==> flow/design.v <==
module ArithUnit
(input[31:0] inpa,	input[31:0] inpb, input cin, input addsub, input carryop,	output[31:0] outp, output cout, output overflow);
	wire [32:0] temp;
  assign temp = addsub ? inpa+inpb+(carryop ? cin : 0) : inpa-inpb-(carryop? (cin ? 0 : 1) : 0);
  assign cout = temp[32];
  assign outp = temp[31:0];
  assign overflow = (inpa[31]^outp[31])&(inpb[31]^outp[31]);
endmodule
module ALUopdecoder(
 input[3:0] instop,
 output reg[2:0] aluop);
	always @ (*)
		case(instop)
		0 : aluop='b011;
		1 : aluop='b111;
		2 : aluop='b000;
		4 : aluop='b001;
		5 : aluop='b101;
		6 : aluop='b100;
		10 : aluop='b000;
		12 : aluop='b010;
		13 : aluop='b001;
		default : aluop='b000;
		endcase
endmodule 
module LogicUnit
(input[31:0] inpa, input[31:0] inpb, input andor, input xorop, output[31:0] outp);
  assign outp = xorop ? inpa^inpb : andor ? inpa&inpb : inpa|inpb;
endmodule
module ALU32bit
(input[31:0] inpa,	input[31:0] inpb,	input cin, input[2:0] aluop,	output[31:0] result, output negative, output zero, output cout, output overflow);
  wire[31:0] resultl;
  wire[31:0] resulta;
  wire carrya, overflowa;
  wire carryl = cin;
  wire overflowl = 1'b0; 
  wire al = aluop[1];  
  LogicUnit logicop(inpa,	inpb,	aluop[0], aluop[2],	resultl);
  ArithUnit arithop(inpa,	inpb,	cin, aluop[0], aluop[2],	resulta, carrya, overflowa);
  assign result = al ? resultl : resulta;
  assign negative = result[31];
  assign zero = (result=='h00000000) ? 'b1 : 'b0; 
  assign cout = al ? carryl : carrya;
  assign overflow = al ? overflowl : overflowa;
endmodule
module signalcontrol(
	input[11:0] flags,
	input zero,
	output reg [2:0] total,  
	output reg [19:0] s2,
	output reg [19:0] s3,
	output reg [19:0] s4);
 always @ (*) begin
  if((flags[11]&flags[10]&flags[9])||(flags[8]^zero)) begin
   if(flags[7]) begin  
    if(~flags[4]) begin  
    s2=20'b00010110001001000100;
    s3=20'b00000000000000000000;
    s4=20'b00000000000000000000;
    total=2;
    end
   else begin  
    s2=20'b00011001001001000100;
    s3=20'b00010101000000000000;
    s4=20'b00000000000000000000;
    total=3;
   end
  end
  else if(flags[6]) begin  
   s2={10'b0001010101,(flags[5]==1 ? 2'b11 : 2'b10),(flags[3]==1 ? 4'b0100 : 4'b0010), 3'b001, (flags[0]==1 ? 1'b0 : 1'b1)};
   if(~flags[0]) begin  
    s3=20'b10000000000000000000;
    s4=20'b00000000000000000000;
    total=3;
   end
   else begin  
    s3=20'b00100000000000000000;
    s4=20'b00010000000000000000;
    total=4;
   end 
  end
  else  
   case(flags[4:1])
    10 : begin  
    s2={10'b0001010101, (flags[5]==1 ? 2'b10 : 2'b11), 8'b00101000};
    s3=20'b00000000000000000000;
    s4=20'b00000000000000000000;
    total=2;
    end
    13 : begin  
    s2={10'b0001010110, (flags[5]==1 ? 2'b10 : 2'b11), 4'b0100 ,flags[0], 3'b000};
    s3=20'b00010001000000000000;
    s4=20'b00000000000000000000;
    total=3; 
    end
    default : begin  
     s2={10'b0001010101, (flags[5]==1 ? 2'b10 : 2'b11), flags[4:0], 3'b000};
     s3=20'b00010001000000000000;
     s4=20'b00000000000000000000;
     total=3;
    end
   endcase
  end
  else begin  
   s2=20'b00010101000000000000;
   s3=20'b00000000000000000000;
   s4=20'b00000000000000000000;
   total=2;
  end
 end
endmodule 
module oneAdder(
	input clk,  
	input reset,  
	input [2:0] current, 
	output reg[2:0] regout);
	wire last;
	assign last=current==regout;
	always @ (posedge clk)
	if(reset)
		regout<='b000;
	else if(last)
		regout<='b000;
	else
		regout<=regout+'b001;	
endmodule
module signalunit
	(input clk, 
	 input reset,  
	 input[11:0] flags,  
	 input zero,
	 output Mwrite,  
	 output IRwrite, 
	 output Mread,  
	 output regwrite,  
	 output[1:0] regdst,  
	 output[1:0] regsrc,  
	 output[1:0] ALUsrcA,  
	 output[1:0] ALUsrcB,  
	 output[3:0] ALUop,  
	 output NZCVwrite,  
	 output [1:0] immsrc,  
	 output regbdst);  
  wire [19:0] s [7:0];  
  assign s[5] = 20'b0;
  assign s[6] = 20'b0;
  assign s[7] = 20'b0;
  assign s[0] = 20'b01110110000101000000;  
  assign s[1] = 20'b00000000000000100000;  
  wire [2:0] total;  
  wire [2:0] step;  
  oneAdder Step(.clk (clk), .reset (reset), .current (total), .regout (step));  
  signalcontrol bringSignal(  
	.flags (flags),
	.zero (zero),
	.total (total),
	.s2 (s[2]),  
	.s3 (s[3]),  
	.s4 (s[4]));    
  assign Mwrite=s[step][19];  
  assign IRwrite=s[step][18];  
  assign Mread=s[step][17];  
  assign regwrite=s[step][16];  
  assign regdst=s[step][15:14];  
  assign regsrc=s[step][13:12];  
  assign ALUsrcA=s[step][11:10];  
  assign ALUsrcB=s[step][9:8];  
  assign ALUop=s[step][7:4];  
  assign NZCVwrite=s[step][3];  
  assign immsrc=s[step][2:1];  
  assign regbdst=s[step][0];  
endmodule
 module signextmux(
	 input [23:0] in,
	 input [1:0] select,
	 output reg[31:0] extVal);
	integer i;
	always @ (*) begin
	case(select)
	0 : begin
		extVal[7:0]=in[7:0];
		for(i=8;i<32;i=i+1) extVal[i]=in[7];
		end
	1 : begin
		extVal[11:0]=in[11:0];
		for(i=12;i<32;i=i+1) extVal[i]='b0;
		end
	2 : begin
		extVal[1:0]=2'b00;
		extVal[25:2]=in[23:0];
		for(i=26;i<32;i=i+1) extVal[i]=in[23];
		end
	default : extVal='h00000000;
	endcase
	end
endmodule
module register_1bit(
	input regin,
	input clk,
	input write,
	input reset,
	output reg regout);
	always @ (posedge clk)
	if(reset) begin
		regout<=0;
	end
	else if(write) begin
		regout<=regin;
	end
endmodule
module register(
	input[31:0] regin,
	input clk,
	input write,
	input reset,
	output reg[31:0] regout);
	always @ (posedge clk)
	if(reset)
		regout<='h0000;
	else if(write)
		regout<=regin;
endmodule
module decoder_4to16(
	input[3:0] in,
	output reg[15:0] out);
	always @ (*)
	case(in)
	0 : out='h0001;
	1 : out='h0002;
	2 : out='h0004;
	3 : out='h0008;
	4 : out='h0010;
	5 : out='h0020;
	6 : out='h0040;
	7 : out='h0080;
	8 : out='h0100;
	9 : out='h0200;
   10 : out='h0400;
   11 : out='h0800;
   12 : out='h1000;
   13 : out='h2000;
   14 : out='h4000;
   15 : out='h8000;
    endcase
endmodule
module registerfile(
	input[3:0] reg1,
	input[3:0] reg2,
	input[3:0] regdst,
	input[31:0] regsrc,
	input clk,
	input reset,
	input we,  
	output[31:0] out1,
	output[31:0] out2,
	output[31:0] pc);
	wire[15:0] write;  
	wire[31:0] registers [15:0];  
	decoder_4to16 selecter(.in (regdst), .out (write));  
	register register0 (.regin (regsrc), .write (write[0]&we), .clk (clk), .reset (reset), .regout (registers[0]));
	register register1 (.regin (regsrc), .write (write[1]&we), .clk (clk), .reset (reset), .regout (registers[1]));
	register register2 (.regin (regsrc), .write (write[2]&we), .clk (clk), .reset (reset), .regout (registers[2]));
	register register3 (.regin (regsrc), .write (write[3]&we), .clk (clk), .reset (reset), .regout (registers[3]));
	register register4 (.regin (regsrc), .write (write[4]&we), .clk (clk), .reset (reset), .regout (registers[4]));
	register register5 (.regin (regsrc), .write (write[5]&we), .clk (clk), .reset (reset), .regout (registers[5]));
	register register6 (.regin (regsrc), .write (write[6]&we), .clk (clk), .reset (reset), .regout (registers[6]));
	register register7 (.regin (regsrc), .write (write[7]&we), .clk (clk), .reset (reset), .regout (registers[7]));
	register register8 (.regin (regsrc), .write (write[8]&we), .clk (clk), .reset (reset), .regout (registers[8]));
	register register9 (.regin (regsrc), .write (write[9]&we), .clk (clk), .reset (reset), .regout (registers[9]));
	register register10 (.regin (regsrc), .write (write[10]&we), .clk (clk), .reset (reset), .regout (registers[10]));
	register register11 (.regin (regsrc), .write (write[11]&we), .clk (clk), .reset (reset), .regout (registers[11]));
	register register12 (.regin (regsrc), .write (write[12]&we), .clk (clk), .reset (reset), .regout (registers[12]));
	register register13 (.regin (regsrc), .write (write[13]&we), .clk (clk), .reset (reset), .regout (registers[13]));
	register register14 (.regin (regsrc), .write (write[14]&we), .clk (clk), .reset (reset), .regout (registers[14]));
	register register15 (.regin (regsrc), .write (write[15]&we), .clk (clk), .reset (reset), .regout (registers[15]));
	assign out1=registers[reg1];
	assign out2=registers[reg2];
	assign pc=registers[15];
endmodule
module armreduced(
	input clk,
	input reset,
	output[31:0] pc,
	input[31:0] inst,
	input nIRQ,
	output [3:0] be,
	output[31:0] memaddr,
	output memwrite,
	output memread,
	output[31:0] writedata,
	input[31:0] readdata);
  wire IRwrite,regwrite,NZCVwrite;
  wire [1:0] regdst,regsrc,ALUsrcA,immsrc,ALUsrcB;
  wire [2:0] ALUop;
  wire [3:0] instop;
  wire regBdst;
  wire[31:0] imm;
  wire [3:0] ALUflags;
  wire [31:0] ALUresult,readA,readB;
  wire [3:0] RFdst [2:0]; 
  wire [31:0] RFsrc [3:0];
  wire [31:0] ALUnum1 [2:0];
  wire [31:0] ALUnum2 [3:0];
  wire [3:0] regBread [1:0];
  assign be = 4'b1111;
  wire[31:0] A,B,instructions,mdr,ALUout;
  reg n,v;
  wire z,c;
  register MDR(.regin (readdata), .write ('b1), .clk (clk), .reset (reset), .regout (mdr));
  register ALUoutRegister(.regin (ALUresult), .write ('b1), .clk (clk), .reset (reset), .regout (ALUout));
  register A_Register(.regin (readA), .write ('b1), .clk (clk), .reset (reset), .regout (A));
  register B_Register(.regin (readB), .write ('b1), .clk (clk), .reset (reset), .regout (B));
  register InstructionRegister(.regin (inst), .write (IRwrite), .clk (clk), .reset (reset), .regout (instructions));
  register_1bit Z(.regin (ALUflags[2]), .reset (reset), .clk (clk), .write (NZCVwrite), .regout (z));
  register_1bit C(.regin (ALUflags[1]), .reset (reset), .clk (clk), .write (NZCVwrite), .regout (c));
	assign RFdst[0]=instructions[15:12];  
	assign RFdst[1]=4'b1111;  
	assign RFdst[2]=4'b1110;  
	assign RFsrc[0]=mdr; 
	assign RFsrc[1]=ALUout;  
	assign RFsrc[2]=ALUresult;  
	assign RFsrc[3]=B;  
	assign regBread[0]=instructions[3:0];
	assign regBread[1]=instructions[15:12];
	assign ALUnum1[0]=pc;
	assign ALUnum1[1]=A;
	assign ALUnum1[2]='h00000000;
	assign ALUnum2[0]='h00000004;
	assign ALUnum2[1]='h00000008;
	assign ALUnum2[2]=imm;
	assign ALUnum2[3]=B<<instructions[11:7];
	assign writedata=B;
	assign memaddr=ALUout;
	signalunit SignalControl(
		.clk (clk),
		.reset (reset),
		.flags (instructions[31:20]),
		.zero (z),
		.Mwrite (memwrite),
		.IRwrite (IRwrite),
		.Mread (memread),
		.regwrite (regwrite),
		.regdst (regdst),
		.regsrc (regsrc),
		.ALUsrcA (ALUsrcA),
		.ALUsrcB (ALUsrcB),
		.ALUop (instop),
		.NZCVwrite (NZCVwrite),
		.immsrc (immsrc),
		.regbdst (regBdst));  
	registerfile RegisterFile(
		.reg1 (instructions[19:16]),
		.reg2 (regBread[regBdst]),
		.regdst (RFdst[regdst]),
		.regsrc (RFsrc[regsrc]),
		.clk (clk),
		.reset (reset),
		.we (regwrite),
		.out1 (readA),
		.out2 (readB),
		.pc (pc));
	signextmux Immidiate(instructions[23:0],immsrc,imm);
	ALUopdecoder ALUopDecoder(
		.instop (instop),
		.aluop (ALUop));
	ALU32bit ALU(
		.inpa (ALUnum1[ALUsrcA]),
		.inpb (ALUnum2[ALUsrcB]),
		.cin (c),
		.aluop (ALUop),
		.result (ALUresult),
		.negative (ALUflags[3]),
		.zero (ALUflags[2]),
		.cout (ALUflags[1]),
		.overflow (ALUflags[0]));
endmodule
Lab notebook: armreduced

---- Tool chain data of armreduced ----
Module armreduced before and after one edit of its RTL, step after step.
"before" refers to lines of the RTL above, "after" to lines of the edited file.
"change" is "after" less "before", of the values as shown; "rel. change" is that difference over "before", in percent.
Library cell names are shortened.
A cell with n/a has no value.
inputs
  top module .............................. armreduced
  clock input ............................. clk
  standard-cell library ................... sky130hd
  library corner .......................... tt_025C_1v80

---- Edit of the RTL ----
The edit as a unified diff against the file above.
The edited RTL no longer does the same as the RTL above: the edit was made by script, with no optimisation intended.
begin of diff
@@ -289,5 +289,7 @@
 	output memread,
 	output[31:0] writedata,
-	input[31:0] readdata);
+	input[31:0] readdata_i);
+  reg [31:0] readdata;
+  always @(posedge clk) readdata <= readdata_i;
   wire IRwrite,regwrite,NZCVwrite;
   wire [1:0] regdst,regsrc,ALUsrcA,immsrc,ALUsrcB;
end of diff

---- Word level ----
Source: Yosys, flattened and elaborated. Widths are those after wreduce. Registers that Yosys merges into a memory's read port (data or address) are not register bits. Print and check cells do not count. Equal cells are merged and count once.
Yosys's memory passes give these memory sizes; they may raise the number of words (mostly to a power of two), join words into wider ones and drop unused or constant bits.
bit counts
  what                             before  after  change  rel. change (%)
  register bits                    677     709    +32     +4.73
  bits in read-only memories       304     304    0       0.00
  RAM bits                         0       0      0       n/a
  output and inout port bits       102     102    0       0.00
  input bits                       67      67     0       0.00
  latch bits                       0       0      0       n/a
  clocked read ports x word width  0       0      0       n/a
  memory cells                     2       2      0       0.00
memories
  what                                          before                             after
  shape (words x width / read and write ports)  16 x 16 bit 1R0W; 16 x 3 bit 1R0W  16 x 16 bit 1R0W; 16 x 3 bit 1R0W
cells by class
  what                              before  after  change  rel. change (%)
  $add $sub $neg                    5       5      0       0.00
  multiply operators                0       0      0       n/a
  bitwise operators                 24      24     0       0.00
  divide/modulo/power cells         0       0      0       n/a
  shifts and indexed selects        1       1      0       0.00
  equal/unequal tests               52      52     0       0.00
  $lt $le $gt $ge                   0       0      0       n/a
  reductions and logical operators  15      15     0       0.00
  mux-type cells                    61      61     0       0.00
operators with widths
  kind                                                  before  after  change  rel. change (%)
  bitwise AND 1 bit                                     18      18     0       0.00
  equality test 4 bit (second input constant)           18      18     0       0.00
  case mux 1 bit (select 2 bit)                         15      15     0       0.00
  2-to-1 mux 1 bit                                      9       9      0       0.00
  equality test 4 x 3 -> 1 bit (second input constant)  8       8      0       0.00
  equality test 2 bit (second input constant)           7       7      0       0.00
  2-to-1 mux 20 bit                                     6       6      0       0.00
  equality test 2 x 1 -> 1 bit (second input constant)  5       5      0       0.00
  zero test 2 bit                                       5       5      0       0.00
  2-to-1 mux 17 bit                                     5       5      0       0.00
  2-to-1 mux 3 bit                                      5       5      0       0.00
  equality test 3 bit (second input constant)           4       4      0       0.00
  equality test 4 x 2 -> 1 bit (second input constant)  4       4      0       0.00
  2-to-1 mux 32 bit                                     3       3      0       0.00
  case mux 1 bit (select 3 bit)                         3       3      0       0.00
  OR reduction 2 bit                                    3       3      0       0.00
  equality test 3 x 2 -> 1 bit (second input constant)  2       2      0       0.00
  equality test 4 x 1 -> 1 bit (second input constant)  2       2      0       0.00
  zero test 4 bit                                       2       2      0       0.00
  2-to-1 mux 16 bit                                     2       2      0       0.00
  inverter 1 bit                                        2       2      0       0.00
  case mux 32 bit (select 16 bit)                       2       2      0       0.00
  case mux 32 bit (select 4 bit)                        2       2      0       0.00
  adder 3 x 1 -> 3 bit (second input constant)          1       1      0       0.00
  adder 32 x 32 -> 33 bit                               1       1      0       0.00
  adder 33 x 1 -> 33 bit                                1       1      0       0.00
  bitwise AND 32 bit                                    1       1      0       0.00
  equality test 3 x 1 -> 1 bit (second input constant)  1       1      0       0.00
Not every row of either side is listed.

---- Logic depth ----
Depth = most cells in a row (Yosys ltp): at word level without a register or memory, in the mapped netlist without a sequential cell, where the memories' decode and read muxes count.
logic depth
  what                           before  after  change  rel. change (%)
  word-level depth               16      16     0       0.00
  ABC_AREA                       0       0      n/a     n/a
  gate-level depth with buffers  32      32     0       0.00
  gate-level depth less buffers  26      28     +2      +7.69

---- Mapped cells and area ----
Yosys stat after the flow's synthesis: flattened, memories mapped to cells. It holds for the ABC_AREA given above (unset counts as 0); a run with the other value may have another netlist.
cell types
  type      before  after  change  rel. change (%)
  nand2_1   794     671    -123    -15.49
  nor2_1    507     605    +98     +19.33
  a211oi_1  188     249    +61     +32.45
  clkbuf_1  280     333    +53     +18.93
  a21oi_1   530     490    -40     -7.55
  dfxtp_1   677     709    +32     +4.73
  nor3_1    97      124    +27     +27.84
  buf_2     83      59     -24     -28.92
  nand3b_1  72      54     -18     -25.00
  nor3_2    17      0      -17     -100.00
  o21ai_0   121     136    +15     +12.40
  nor2_2    10      0      -10     -100.00
  a21o_1    29      20     -9      -31.03
  o21ai_1   33      25     -8      -24.24
  o211ai_1  23      30     +7      +30.43
  nand3_1   79      85     +6      +7.59
  nand2b_1  21      15     -6      -28.57
  buf_4     15      9      -6      -40.00
Not every row of either side is listed.
synthesis totals
  what                      before   after    change  rel. change (%)
  chip area (Yosys) (um^2)  37637.3  37941.4  +304.1  +0.81
  mapped flip-flops         677      709      +32     +4.73
  cell count                4881     4892     +11     +0.23
  buffer cells              408      434      +26     +6.37
The figures by module come from a second, unflattened synthesis with its own total; it is not the netlist above.
second synthesis, totals
  what                                            before   after    change  rel. change (%)
  cells (unflattened synthesis)                   5062     5094     +32     +0.63
  area total of the unflattened synthesis (um^2)  45010.7  45662.5  +651.8  +1.45
Rows give one instance, submodules left out.
modules, before
  module         cells  times used  area (um^2)
  register       103    21          1163.6
  registerfile   1255   1           8266.7
  ArithUnit      660    1           4391.7
  armreduced     384    1           3313.2
  LogicUnit      270    1           1976.9
  signalcontrol  90     1           631.9
  signalunit     69     1           574.3
  ALU32bit       63     1           559.3
  signextmux     60     1           360.3
  decoder_4to16  20     1           226.5
  oneAdder       12     1           137.6
  ALUopdecoder   10     1           68.8
  register_1bit  3      2           33.8
modules, after
  module         cells  times used  area (um^2)
  register       103    21          1163.6
  registerfile   1255   1           8266.7
  ArithUnit      660    1           4391.7
  armreduced     416    1           3953.8
  LogicUnit      270    1           1988.2
  signalcontrol  90     1           631.9
  signalunit     69     1           574.3
  ALU32bit       63     1           559.3
  signextmux     60     1           360.3
  decoder_4to16  20     1           226.5
  oneAdder       12     1           137.6
  ALUopdecoder   10     1           68.8
  register_1bit  3      2           33.8

---- Timing after synthesis ----
Path of least setup slack by OpenSTA after synthesis, without wires, with an ideal clock, recovery checks aside; 20% of the period is set as input and as output delay. Where synthesis merged equal registers, the netlist keeps one of their names.
path after synthesis
  what                           before                                      after                                        change  rel. change (%)
  path kind                      reg2reg                                     reg2reg                                      n/a     n/a
  from                           register SignalControl.Step.regout[1]       register SignalControl.Step.regout[1]        n/a     n/a
  to                             register RegisterFile.register4.regout[22]  register RegisterFile.register12.regout[28]  n/a     n/a
  path slack (ns)                5.840                                       5.708                                        -0.132  n/a
  data required time (ns)        11.871                                      11.866                                       -0.005  -0.04
  clock period (ns)              12.0                                        12.0                                         0.0     0.00
  stages                         29                                          31                                           +2      +6.90
  arrival (ns)                   6.031                                       6.158                                        +0.127  +2.11
  time at the first pin (ns)     0.000                                       0.000                                        0.000   n/a
  path delay (ns)                6.160                                       6.292                                        +0.132  +2.14
  library setup time (ns)        0.129                                       0.134                                        +0.005  n/a
  synthesis period reached (ns)  6.16                                        6.292                                        +0.132  +2.14
"path delay" is the arrival time less input delay plus setup time.
"stages": output pins that drive a net of the path, with the launching flip-flop's if there is one; two outputs of one cell count as two.
"synthesis period reached" is the clock period less the worst setup slack; recovery checks do not enter. This is arithmetic on one report: input and output delays are still those of the set period (20% each).
Between the ends stands the longest chain of elaborated cells between them, by number of cells; it is not shown to be the way that was timed. Of several equally long chains one is given.
A line is the first line of the expression or statement that the cell stems from. Yosys adds cells for indexed reads and writes and turns some case tables into memories.
A register here has more assigning lines than the two given.
on the way, after synthesis, before
  cell sequence ........................... dfxtp_1 -> inv_1 -> ha_1 -> nor3_1 -> buf_2 -> a211oi_1 -> nand4_1 -> ha_1 -> o2111ai_1 -> o211ai_1 -> o21ai_0 -> buf_2 -> buf_4 -> nor2_1 -> fa_1 -> fa_1 -> nor3b_1 -> o21ai_1 -> o221ai_1 -> o211a_1 -> a31oi_2 -> xnor2_1 -> nor2_1 -> a311oi_1 -> nand2_1 -> o211ai_1 -> a21o_1 -> clkbuf_1 -> o21ai_0
  length of the longest elaborated chain .. 12
RTL lines, path after synthesis, before
  what                            RTL line  source
  start, declared                 116       output reg[2:0] regout);
  start, assigned                 121       regout<='b000;
  start, assigned                 125       regout<=regout+'b001;
  equality test 3 bit             170       assign immsrc=s[step][2:1];
  OR reduction 3 bit              n/a
  case mux 20 bit (select 6 bit)  170
  equality test 2 x 1 -> 1 bit    179       case(select)
  OR reduction 2 bit              n/a
  2-to-1 mux 2 bit                179
  case mux 32 bit (select 4 bit)  368       .inpb (ALUnum2[ALUsrcB]),
  subtractor 32 x 32 -> 33 bit    4         assign temp = addsub ? inpa+inpb+(carryop ? cin : 0) : inpa-inpb-(carryop? (cin ? 0 : 1) : 0);
  subtractor 33 x 1 -> 33 bit     4
  2-to-1 mux 33 bit               4
  2-to-1 mux 32 bit               40        assign result = al ? resultl : resulta;
  case mux 32 bit (select 4 bit)  355       .regsrc (RFsrc[regsrc]),
  end, assigned                   219       regout<='h0000;
  end, assigned                   221       regout<=regin;
  end, declared                   216       output reg[31:0] regout);
on the way, after synthesis, after
  cell sequence ........................... dfxtp_1 -> inv_1 -> ha_1 -> or3_1 -> clkbuf_1 -> nand2_1 -> clkbuf_1 -> nor3_1 -> nand3_1 -> inv_1 -> ha_1 -> nand3_1 -> a21oi_1 -> buf_2 -> buf_2 -> nand2_1 -> fa_1 -> fa_1 -> nor2b_1 -> o211ai_1 -> a31o_2 -> a2111oi_2 -> o21ai_0 -> a31o_2 -> o21a_1 -> xor2_1 -> o211a_1 -> a21oi_1 -> a21oi_1 -> buf_2 -> a211oi_1
  length of the longest elaborated chain .. 12
RTL lines, path after synthesis, after
  what                            RTL line  source
  start, declared                 116       output reg[2:0] regout);
  start, assigned                 121       regout<='b000;
  start, assigned                 125       regout<=regout+'b001;
  equality test 3 bit             170       assign immsrc=s[step][2:1];
  OR reduction 3 bit              n/a
  case mux 20 bit (select 6 bit)  170
  equality test 2 x 1 -> 1 bit    179       case(select)
  OR reduction 2 bit              n/a
  2-to-1 mux 2 bit                179
  case mux 32 bit (select 4 bit)  370       .inpb (ALUnum2[ALUsrcB]),
  subtractor 32 x 32 -> 33 bit    4         assign temp = addsub ? inpa+inpb+(carryop ? cin : 0) : inpa-inpb-(carryop? (cin ? 0 : 1) : 0);
  subtractor 33 x 1 -> 33 bit     4
  2-to-1 mux 33 bit               4
  2-to-1 mux 32 bit               40        assign result = al ? resultl : resulta;
  case mux 32 bit (select 4 bit)  357       .regsrc (RFsrc[regsrc]),
  end, assigned                   219       regout<='h0000;
  end, assigned                   221       regout<=regin;
  end, declared                   216       output reg[31:0] regout);

---- Worst path after layout ----
Path of least setup slack in the final report of each run of set A (OpenROAD, finished layout, wires in). Where an end is a register, its clock arrival counts in the times.
path post-layout
  what                        before                                       after                                       change  rel. change (%)
  path kind                   reg2reg                                      reg2reg                                     n/a     n/a
  from                        register SignalControl.Step.regout[1]        register SignalControl.Step.regout[1]       n/a     n/a
  to                          register RegisterFile.register13.regout[24]  register RegisterFile.register9.regout[26]  n/a     n/a
  arrival (ns)                9.33                                         8.45                                        -0.88   -9.43
  data required time (ns)     12.52                                        12.54                                       +0.02   +0.16
  time at the first pin (ns)  0.65                                         0.64                                        -0.01   -1.54
  clock period (ns)           12.0                                         12.0                                        0.0     0.00
  path slack (ns)             3.20                                         4.09                                        +0.89   n/a
  library setup time (ns)     0.15                                         0.09                                        -0.06   n/a
  stages                      25                                           28                                          +3      +12.00
Between the ends stands the longest chain of elaborated cells between them, by number of cells; it is not shown to be the way that was timed. Of several equally long chains one is given.
A register here has more assigning lines than the two given.
on the way, post-layout, before
  cell sequence ........................... dfxtp_1 -> ha_1 -> nor2b_1 -> o211ai_2 -> nor2_1 -> nand2_1 -> ha_1 -> buf_4 -> nor2b_2 -> buf_4 -> a22o_1 -> ha_1 -> ha_1 -> o211ai_1 -> o21ai_1 -> o221ai_1 -> o211a_1 -> a31oi_2 -> a31oi_1 -> xnor2_1 -> a211oi_1 -> a21oi_1 -> a21oi_1 -> or2_1 -> o21ai_0
  length of the longest elaborated chain .. 12
RTL lines, path post-layout, before
  what                            RTL line  source
  start, declared                 116       output reg[2:0] regout);
  start, assigned                 121       regout<='b000;
  start, assigned                 125       regout<=regout+'b001;
  equality test 3 bit             170       assign immsrc=s[step][2:1];
  OR reduction 3 bit              n/a
  case mux 20 bit (select 6 bit)  170
  equality test 2 x 1 -> 1 bit    179       case(select)
  OR reduction 2 bit              n/a
  2-to-1 mux 2 bit                179
  case mux 32 bit (select 4 bit)  368       .inpb (ALUnum2[ALUsrcB]),
  subtractor 32 x 32 -> 33 bit    4         assign temp = addsub ? inpa+inpb+(carryop ? cin : 0) : inpa-inpb-(carryop? (cin ? 0 : 1) : 0);
  subtractor 33 x 1 -> 33 bit     4
  2-to-1 mux 33 bit               4
  2-to-1 mux 32 bit               40        assign result = al ? resultl : resulta;
  case mux 32 bit (select 4 bit)  355       .regsrc (RFsrc[regsrc]),
  end, assigned                   219       regout<='h0000;
  end, assigned                   221       regout<=regin;
  end, declared                   216       output reg[31:0] regout);
on the way, post-layout, after
  cell sequence ........................... dfxtp_1 -> inv_1 -> ha_1 -> or3_1 -> nand2_1 -> nor2_1 -> nand2_1 -> ha_1 -> buf_4 -> nor2b_2 -> buf_4 -> a22o_1 -> inv_1 -> fa_1 -> fa_1 -> nor2b_1 -> o211ai_1 -> a31o_2 -> a2111oi_2 -> o21ai_0 -> a31o_2 -> xor2_1 -> o21ai_0 -> a21oi_1 -> a211oi_1 -> a21oi_1 -> buf_4 -> a211oi_1
  length of the longest elaborated chain .. 12
RTL lines, path post-layout, after
  what                            RTL line  source
  start, declared                 116       output reg[2:0] regout);
  start, assigned                 121       regout<='b000;
  start, assigned                 125       regout<=regout+'b001;
  equality test 3 bit             170       assign immsrc=s[step][2:1];
  OR reduction 3 bit              n/a
  case mux 20 bit (select 6 bit)  170
  equality test 2 x 1 -> 1 bit    179       case(select)
  OR reduction 2 bit              n/a
  2-to-1 mux 2 bit                179
  case mux 32 bit (select 4 bit)  370       .inpb (ALUnum2[ALUsrcB]),
  subtractor 32 x 32 -> 33 bit    4         assign temp = addsub ? inpa+inpb+(carryop ? cin : 0) : inpa-inpb-(carryop? (cin ? 0 : 1) : 0);
  subtractor 33 x 1 -> 33 bit     4
  2-to-1 mux 33 bit               4
  2-to-1 mux 32 bit               40        assign result = al ? resultl : resulta;
  case mux 32 bit (select 4 bit)  357       .regsrc (RFsrc[regsrc]),
  end, assigned                   219       regout<='h0000;
  end, assigned                   221       regout<=regin;
  end, declared                   216       output reg[31:0] regout);

---- Layout results ----
Both versions went through the flow (Yosys, OpenROAD) with the same settings in each pair. Constraints: input delay and output delay 20% of the set period each, output load 0.01 pF.
settings, set A
  period_ns ............................... 12.0
  CAP_MARGIN .............................. 20
  CORE_MARGIN ............................. 2
  CORE_UTILIZATION ........................ 40
  SLEW_MARGIN ............................. 20
measured results, set A
  what                                  before   after    change  rel. change (%)
  total power of the final layout (mW)  11.081   11.459   +0.378  +3.41
  setup total negative slack (ns)       0.000    0.000    0.000   n/a
  die footprint (um^2)                  96562.5  97331.5  +769.0  +0.80
  final utilization (%)                 46.1     46.4     +0.3    n/a
  post-synthesis cell area (um^2)       37637.3  37941.4  +304.1  +0.81
  worst setup slack after layout (ns)   3.197    4.090    +0.893  n/a
settings, set B
  ABC_AREA ................................ 1
  CELL_PAD_IN_SITES_GLOBAL_PLACEMENT ...... 0
  CORE_UTILIZATION ........................ 42
  CTS_CLUSTER_SIZE ........................ 92
  period_ns ............................... 14.5
  CAP_MARGIN .............................. 20
  CORE_MARGIN ............................. 2
  SLEW_MARGIN ............................. 20
measured results, set B
  what                                  before    after     change   rel. change (%)
  total power of the final layout (mW)  10.731    11.471    +0.740   +6.90
  setup total negative slack (ns)       0.000     0.000     0.000    n/a
  die footprint (um^2)                  100096.0  103449.0  +3353.0  +3.35
  final utilization (%)                 47.5      47.3      -0.2     n/a
  post-synthesis cell area (um^2)       40984.3   42374.4   +1390.1  +3.39
  worst setup slack after layout (ns)   6.566     6.517     -0.049   n/a
"total power of the final layout": no workload was simulated; the value follows from the tool's default switching activity.
